==> flow/design.v <==
module matvecmult(
    CLK,
    RST,
    vector_x,
    vector_b,
    vector_y,
    Q,
    A,
    finish
);
input               CLK;
input               RST;
input       [127:0]	vector_x;
input       [127:0]	vector_b;
output  reg [127:0]	vector_y;
input       [127:0]	Q;
output  reg [3:0]   A;
output  reg         finish;
integer i;
integer j;
reg [7:0] vector_x_w[0:15],vector_x_r[0:15];
reg [7:0] vector_b_w[0:15],vector_b_r[0:15];
reg [7:0] vector_y_w[0:15],vector_y_r[0:15];
reg [7:0] part_matrix_a_w[0:15],part_matrix_a_r[0:15];
reg       finish_w,finish_r;
reg [3:0] counter_w,counter_r;
reg [7:0] temp;
always @(*) begin
    vector_x_w[0] = vector_x[7:0];
    vector_x_w[1] = vector_x[15:8];
    vector_x_w[2] = vector_x[23:16];
    vector_x_w[3] = vector_x[31:24];
    vector_x_w[4] = vector_x[39:32];
    vector_x_w[5] = vector_x[47:40];
    vector_x_w[6] = vector_x[55:48];
    vector_x_w[7] = vector_x[63:56];
    vector_x_w[8] = vector_x[71:64];
    vector_x_w[9] = vector_x[79:72];
    vector_x_w[10] = vector_x[87:80];
    vector_x_w[11] = vector_x[95:88];
    vector_x_w[12] = vector_x[103:96];
    vector_x_w[13] = vector_x[111:104];
    vector_x_w[14] = vector_x[119:112];
    vector_x_w[15] = vector_x[127:120];
    vector_b_w[0] = vector_b[7:0];
    vector_b_w[1] = vector_b[15:8];
    vector_b_w[2] = vector_b[23:16];
    vector_b_w[3] = vector_b[31:24];
    vector_b_w[4] = vector_b[39:32];
    vector_b_w[5] = vector_b[47:40];
    vector_b_w[6] = vector_b[55:48];
    vector_b_w[7] = vector_b[63:56];
    vector_b_w[8] = vector_b[71:64];
    vector_b_w[9] = vector_b[79:72];
    vector_b_w[10] = vector_b[87:80];
    vector_b_w[11] = vector_b[95:88];
    vector_b_w[12] = vector_b[103:96];
    vector_b_w[13] = vector_b[111:104];
    vector_b_w[14] = vector_b[119:112];
    vector_b_w[15] = vector_b[127:120];
    part_matrix_a_w[0] = Q[7:0];
    part_matrix_a_w[1] = Q[15:8];
    part_matrix_a_w[2] = Q[23:16];
    part_matrix_a_w[3] = Q[31:24];
    part_matrix_a_w[4] = Q[39:32];
    part_matrix_a_w[5] = Q[47:40];
    part_matrix_a_w[6] = Q[55:48];
    part_matrix_a_w[7] = Q[63:56];
    part_matrix_a_w[8] = Q[71:64];
    part_matrix_a_w[9] = Q[79:72];
    part_matrix_a_w[10] = Q[87:80];
    part_matrix_a_w[11] = Q[95:88];
    part_matrix_a_w[12] = Q[103:96];
    part_matrix_a_w[13] = Q[111:104];
    part_matrix_a_w[14] = Q[119:112];
    part_matrix_a_w[15] = Q[127:120];
    for(i=0;i<=15;i=i+1) begin
        vector_y_w[i] = vector_y_r[i];
    end
    temp =  2*part_matrix_a_w[15]*vector_x_w[0]+
            2*part_matrix_a_w[14]*vector_x_w[1]+
            2*part_matrix_a_w[13]*vector_x_w[2]+
            2*part_matrix_a_w[12]*vector_x_w[3]+
            2*part_matrix_a_w[11]*vector_x_w[4]+
            2*part_matrix_a_w[10]*vector_x_w[5]+
            2*part_matrix_a_w[9]*vector_x_w[6]+
            2*part_matrix_a_w[8]*vector_x_w[7]+
            2*part_matrix_a_w[7]*vector_x_w[8]+
            2*part_matrix_a_w[6]*vector_x_w[9]+
            2*part_matrix_a_w[5]*vector_x_w[10]+
            2*part_matrix_a_w[4]*vector_x_w[11]+
            2*part_matrix_a_w[3]*vector_x_w[12]+
            2*part_matrix_a_w[2]*vector_x_w[13]+
            2*part_matrix_a_w[1]*vector_x_w[14]+
            2*part_matrix_a_w[0]*vector_x_w[15];
    finish_w = 1'b0;
    counter_w = counter_r;
    if(RST)
        counter_w = 1'b0;
    else if(counter_r<4'b1111) begin
        i = counter_r;
        vector_y_w[i] = vector_y_r[i]+temp+vector_b_w[i];
        counter_w = counter_r+1'b1;
    end
    else begin
        finish_w = 1'b1;
        if(finish_r==1'b0)
            vector_y_w[15] = vector_y_r[15]+temp+vector_b_w[15];
        else
            vector_y_w[15] = vector_y_r[15];
    end
    finish = finish_r;
    A = counter_w;
    vector_y = {vector_y_r[15],vector_y_r[14],vector_y_r[13],vector_y_r[12],vector_y_r[11],vector_y_r[10],vector_y_r[9],vector_y_r[8],vector_y_r[7],vector_y_r[6],vector_y_r[5],vector_y_r[4],vector_y_r[3],vector_y_r[2],vector_y_r[1],vector_y_r[0]};
end
always @(posedge CLK or posedge RST) begin
    if (RST) begin
        counter_r <= 1'b0;
        finish_r <= 1'b0;
        for(i=0;i<=15;i=i+1) begin
            part_matrix_a_r[i]<=1'b0;
            vector_y_r[i]<=1'b0;
        end
    end
    else begin
        counter_r <= counter_w;
        finish_r <= finish_w;
        for(i=0;i<=15;i=i+1) begin
            part_matrix_a_r[i]<=part_matrix_a_w[i];
            vector_y_r[i]<=vector_y_w[i];
        end
    end
end
endmodule
# Reports on matvecmult
# Module matvecmult before and after one edit of its RTL, step after step.
# "before" refers to lines of the RTL above, "after" to lines of the edited file.
# "change": "after" minus "before" as printed here. "change_rel_pct": 100 x difference / "before".
# Library cell names are shortened.
# A cell with -- has no value.
[setup]
design = "matvecmult"
clock = "CLK"
lib = "sky130hd"
lib_corner = "tt_025C_1v80"

# The edit
# Unified diff, file above to edited file.
# A script made this edit. It changes what the design does and was not meant as an optimisation.
# begin of diff
@@ -117,5 +117,4 @@
     if (RST) begin
         counter_r <= 1'b0;
-        finish_r <= 1'b0;
         for(i=0;i<=15;i=i+1) begin
             part_matrix_a_r[i]<=1'b0;
@@ -125,5 +124,4 @@
     else begin
         counter_r <= counter_w;
-        finish_r <= finish_w;
         for(i=0;i<=15;i=i+1) begin
             part_matrix_a_r[i]<=part_matrix_a_w[i];
@@ -132,3 +130,4 @@
     end
 end
+always @(*) finish_r = finish_w;
 endmodule
# end of diff

# Elaborated design
# Yosys after proc, flatten, opt, wreduce and memory -nomap, before mapping. Print and check cells are not counted. Equal cells are merged and count once.
[bits]
columns = ["element", "before", "after", "change", "change_rel_pct"]
rows = [
  ["output_inout_bits", 133, 133, 0, 0.00],
  ["reg_bits", 133, 132, -1, -0.75],
]
[classes]
columns = ["element", "before", "after", "change", "change_rel_pct"]
rows = [
  ["logic", 16, 16, 0, 0.00],
  ["n_eq", 17, 17, 0, 0.00],
  ["n_addsub", 20, 20, 0, 0.00],
  ["cmp", 1, 1, 0, 0.00],
  ["reduce_and_logical", 33, 33, 0, 0.00],
  ["muxes", 28, 28, 0, 0.00],
  ["multipliers", 16, 16, 0, 0.00],
]
# Unchanged operator kinds not shown: 18.

# Depth
# Yosys ltp: most cells in a row. Word level: on the elaborated netlist, between registers, memories and ports. Mapped: between sequential cells and ports; inverters and the memories' decode and read muxes count.
[logic_depth]
columns = ["element", "before", "after", "change", "change_rel_pct"]
rows = [
  ["ltp_word", 20, 20, 0, 0.00],
  ["ABC_AREA", "0", "0", "--", "--"],
  ["depth_mapped", 31, 31, 0, 0.00],
  ["depth_no_buf", 31, 31, 0, 0.00],
]

# Netlist
# Source: synth_stat.txt of the flow (Yosys; design flattened, memories mapped). It holds for the ABC_AREA given above (unset counts as 0); a run with the other value may have another netlist.
[types]
columns = ["type", "before", "after", "change", "change_rel_pct"]
rows = [
  ["nand2_1", 232, 259, 27, 11.64],
  ["o21ai_0", 34, 60, 26, 76.47],
  ["mux2_2", 93, 71, -22, -23.66],
  ["xor2_1", 60, 68, 8, 13.33],
  ["and2_1", 257, 263, 6, 2.33],
  ["nand2b_1", 7, 2, -5, -71.43],
  ["mux2i_1", 2, 7, 5, 250.00],
  ["nor2_1", 52, 48, -4, -7.69],
  ["nand3_1", 25, 21, -4, -16.00],
  ["and2_2", 4, 0, -4, -100.00],
  ["and3b_1", 4, 0, -4, -100.00],
  ["and2_0", 0, 4, 4, "--"],
  ["clkbuf_1", 56, 53, -3, -5.36],
  ["or4_1", 3, 0, -3, -100.00],
  ["a211oi_1", 2, 5, 3, 150.00],
  ["a2111oi_2", 0, 3, 3, "--"],
  ["inv_1", 251, 249, -2, -0.80],
  ["nand4_1", 9, 7, -2, -22.22],
]
# Unchanged cell types not shown: 12.
# The list need not be complete.
[mapped]
columns = ["element", "before", "after", "change", "change_rel_pct"]
rows = [
  ["flip_flops", 133, 132, -1, -0.75],
  ["stdcells", 2124, 2146, 22, 1.04],
  ["synth_area_um2", 19917.9, 19852.8, -65.1, -0.33],
]

# Worst setup path after synthesis
# Path of least setup slack by OpenSTA after synthesis, without wires, with an ideal clock, recovery checks aside; 20% of the period is set as input and as output delay. Where synthesis merged equal registers, the netlist keeps one of their names.
[synth_path]
columns = ["element", "before", "after", "change", "change_rel_pct"]
rows = [
  ["path_type", "input -> register", "input -> register", "--", "--"],
  ["startpoint", "input Q[116]", "input Q[116]", "--", "--"],
  ["endpoint", "register vector_y_r[12][7]", "register vector_y_r[3][7]", "--", "--"],
  ["t_arrival_ps", 9784, 9822, 38, 0.39],
  ["path_buffers", 1, 1, 0, 0.00],
  ["t_first_pin_ps", 2000, 2000, 0, 0.00],
  ["setup_slack_ps", 91, 51, -40, "--"],
  ["path_delay_ps", 7909, 7949, 40, 0.51],
  ["path_stages", 29, 29, 0, 0.00],
  ["period_ps", 10000, 10000, 0, 0.00],
  ["synth_period_reached_ps", 9909, 9949, 40, 0.40],
]
# "path_delay_ps" is the arrival time less input delay plus setup time.
# "path_stages": output pins that drive a net of the path, with the launching flip-flop's if there is one; two outputs of one cell count as two.
# "synth_period_reached_ps" is the clock period less the worst setup slack; recovery checks do not enter. This is arithmetic on one report: input and output delays are still those of the set period (20% each).
# Between the ends stands the longest chain of elaborated cells between them, by number of cells; it is not shown to be the way that was timed. Of several equally long chains one is given.
# Each line given opens the expression or statement behind the cell; cells for indexed reads and writes are added by Yosys, which also makes memories of some case tables.
[synth_between_before]
path_cell_list = "nand2_1 fa_1 inv_1 ha_1 inv_1 fa_1 fa_1 inv_1 ha_1 xor2_1 fa_1 fa_1 inv_1 fa_1 fa_1 inv_1 fa_1 fa_1 inv_1 ha_1 xnor2_1 fa_1 ha_1 a21oi_1 xnor2_1 xnor2_1 xnor2_2 buf_6 mux2_2"
elab_chain_len = 19
[synth_lines_before]
columns = ["element", "line_no", "rtl"]
rows = [
  ["start, declared", 16, "input [127:0] Q;"],
  ["multiplier 8 x 8 -> 7 bit", 81, "2*part_matrix_a_w[14]*vector_x_w[1]+"],
  ["adder 8 bit x15", 80, "temp =  2*part_matrix_a_w[15]*vector_x_w[0]+"],
  ["adder 8 bit x2", 102, "vector_y_w[i] = vector_y_r[i]+temp+vector_b_w[i];"],
  ["2-to-1 mux 8 bit", 102, ""],
  ["end, assigned", 122, "vector_y_r[i]<=1'b0;"],
  ["end, assigned", 130, "vector_y_r[i]<=vector_y_w[i];"],
  ["end, declared", 23, "reg [7:0] vector_y_w[0:15],vector_y_r[0:15];"],
]
[synth_between_after]
path_cell_list = "nand2_1 fa_1 inv_1 ha_1 inv_1 fa_1 fa_1 inv_1 ha_1 xor2_1 fa_1 fa_1 inv_1 fa_1 fa_1 inv_1 fa_1 fa_1 inv_1 ha_1 xnor2_1 fa_1 ha_1 a21oi_1 xnor2_1 xnor2_1 xor2_2 buf_6 mux2_2"
elab_chain_len = 19
[synth_lines_after]
columns = ["element", "line_no", "rtl"]
rows = [
  ["start, declared", 16, "input [127:0] Q;"],
  ["multiplier 8 x 8 -> 7 bit", 81, "2*part_matrix_a_w[14]*vector_x_w[1]+"],
  ["adder 8 bit x15", 80, "temp =  2*part_matrix_a_w[15]*vector_x_w[0]+"],
  ["adder 8 bit x2", 102, "vector_y_w[i] = vector_y_r[i]+temp+vector_b_w[i];"],
  ["2-to-1 mux 8 bit", 102, ""],
  ["end, assigned", 121, "vector_y_r[i]<=1'b0;"],
  ["end, assigned", 128, "vector_y_r[i]<=vector_y_w[i];"],
  ["end, declared", 23, "reg [7:0] vector_y_w[0:15],vector_y_r[0:15];"],
]

# Worst path after layout
# Path of least setup slack in the final report of the runs of set A (OpenROAD, finished layout, wires in). Where an end is a register, its clock arrival counts in the times.
# The report prints the path's times to 10 ps; the period is as set.
[layout_path]
columns = ["element", "before", "after", "change", "change_rel_pct"]
rows = [
  ["path_type", "input -> register", "input -> register", "--", "--"],
  ["startpoint", "input vector_x[101]", "input Q[40]", "--", "--"],
  ["endpoint", "register vector_y_r[0][7]", "register vector_y_r[8][7]", "--", "--"],
  ["setup_slack_ps", 20, -280, -300, "--"],
  ["t_arrival_ps", 10180, 10460, 280, 2.75],
  ["period_ps", 9890, 9890, 0, 0.00],
  ["path_buffers", 2, 3, 1, 50.00],
  ["t_first_pin_ps", 1980, 1980, 0, 0.00],
  ["path_stages", 29, 29, 0, 0.00],
]
# Between the ends stands the longest chain of elaborated cells between them, by number of cells; it is not shown to be the way that was timed. Of several equally long chains one is given.
[layout_between_before]
path_cell_list = "clkdlybuf4s50_1 and2_1 ha_4 ha_1 inv_1 fa_1 fa_1 inv_2 ha_4 xor2_4 fa_2 fa_1 inv_2 fa_1 fa_1 inv_1 fa_1 fa_1 inv_2 ha_4 xnor2_4 fa_1 ha_4 a21oi_4 xnor2_2 xnor2_2 xnor2_2 clkbuf_16 mux2_2"
elab_chain_len = 8
[layout_lines_before]
columns = ["element", "line_no", "rtl"]
rows = [
  ["start, declared", 13, "input [127:0] vector_x;"],
  ["multiplier 8 x 8 -> 7 bit", 92, "2*part_matrix_a_w[3]*vector_x_w[12]+"],
  ["adder 8 bit x4", 80, "temp =  2*part_matrix_a_w[15]*vector_x_w[0]+"],
  ["adder 8 bit x2", 102, "vector_y_w[i] = vector_y_r[i]+temp+vector_b_w[i];"],
  ["2-to-1 mux 8 bit", 102, ""],
  ["end, assigned", 122, "vector_y_r[i]<=1'b0;"],
  ["end, assigned", 130, "vector_y_r[i]<=vector_y_w[i];"],
  ["end, declared", 23, "reg [7:0] vector_y_w[0:15],vector_y_r[0:15];"],
]
[layout_between_after]
path_cell_list = "clkdlybuf4s50_1 buf_4 and2_1 fa_1 ha_1 ha_4 fa_1 inv_1 fa_1 inv_1 fa_1 fa_1 fa_1 fa_1 inv_1 fa_1 inv_2 fa_2 fa_1 ha_4 inv_1 o21bai_2 a21o_1 a21oi_2 xnor2_2 xnor2_2 xor2_4 buf_12 mux2_2"
elab_chain_len = 10
[layout_lines_after]
columns = ["element", "line_no", "rtl"]
rows = [
  ["start, declared", 16, "input [127:0] Q;"],
  ["multiplier 8 x 8 -> 7 bit", 90, "2*part_matrix_a_w[5]*vector_x_w[10]+"],
  ["adder 8 bit x6", 80, "temp =  2*part_matrix_a_w[15]*vector_x_w[0]+"],
  ["adder 8 bit x2", 102, "vector_y_w[i] = vector_y_r[i]+temp+vector_b_w[i];"],
  ["2-to-1 mux 8 bit", 102, ""],
  ["end, assigned", 121, "vector_y_r[i]<=1'b0;"],
  ["end, assigned", 128, "vector_y_r[i]<=vector_y_w[i];"],
  ["end, declared", 23, "reg [7:0] vector_y_w[0:15],vector_y_r[0:15];"],
]

# Flow runs
# Both versions went through the flow (Yosys, OpenROAD) with the same settings in each pair. Constraints: input delay and output delay 20% of the set period each, output load 0.01 pF.
[flow_settings_set_A]
CORE_UTILIZATION = 40
period_ns = 9.89
CAP_MARGIN = 20
CORE_MARGIN = 2
SLEW_MARGIN = 20
[measured_set_A]
columns = ["element", "before", "after", "change", "change_rel_pct"]
rows = [
  ["yosys_chip_area_um2", 19917.9, 19852.8, -65.1, -0.33],
  ["die_area_um2", 51594.9, 51429.2, -165.7, -0.32],
  ["clock_period_reached_ps", 9868, 10170, 302, 3.06],
  ["setup_ws_ps", 22, -280, -302, "--"],
  ["final_setup_tns_ps", 0, -4118, -4118, "--"],
  ["final_hold_ws_ps", 512, 515, 3, "--"],
  ["utilization_pct", 60.0, 59.0, -1.0, "--"],
  ["finalCellArea_um2", 29448.2, 28865.2, -583.0, -1.98],
]
[flow_settings_set_B]
ABC_AREA = 1
CAP_MARGIN = 30
CELL_PAD_IN_SITES_DETAIL_PLACEMENT = 1
CORE_UTILIZATION = 30
CTS_CLUSTER_SIZE = 61
GPL_ROUTABILITY_DRIVEN = 1
MIN_ROUTING_LAYER = "met1"
PLACE_DENSITY_LB_ADDON = 0.27
SETUP_SLACK_MARGIN = 0.16
SLEW_MARGIN = 20
TNS_END_PERCENT = 65
period_ns = 11.2
CORE_MARGIN = 2
[measured_set_B]
columns = ["element", "before", "after", "change", "change_rel_pct"]
rows = [
  ["yosys_chip_area_um2", 21844.7, 21886.0, 41.3, 0.19],
  ["die_area_um2", 74991.1, 75130.8, 139.7, 0.19],
  ["clock_period_reached_ps", 10736, 10658, -78, -0.73],
  ["setup_ws_ps", 464, 542, 78, "--"],
  ["final_setup_tns_ps", 0, 0, 0, "--"],
  ["final_hold_ws_ps", 509, 513, 4, "--"],
  ["utilization_pct", 43.4, 41.5, -1.9, "--"],
  ["finalCellArea_um2", 31153.6, 30107.6, -1046.0, -3.36],
]
# "clock_period_reached_ps" means the clock period less the worst setup slack. The figure is calculated, with input and output delays left at 20% of the set period.
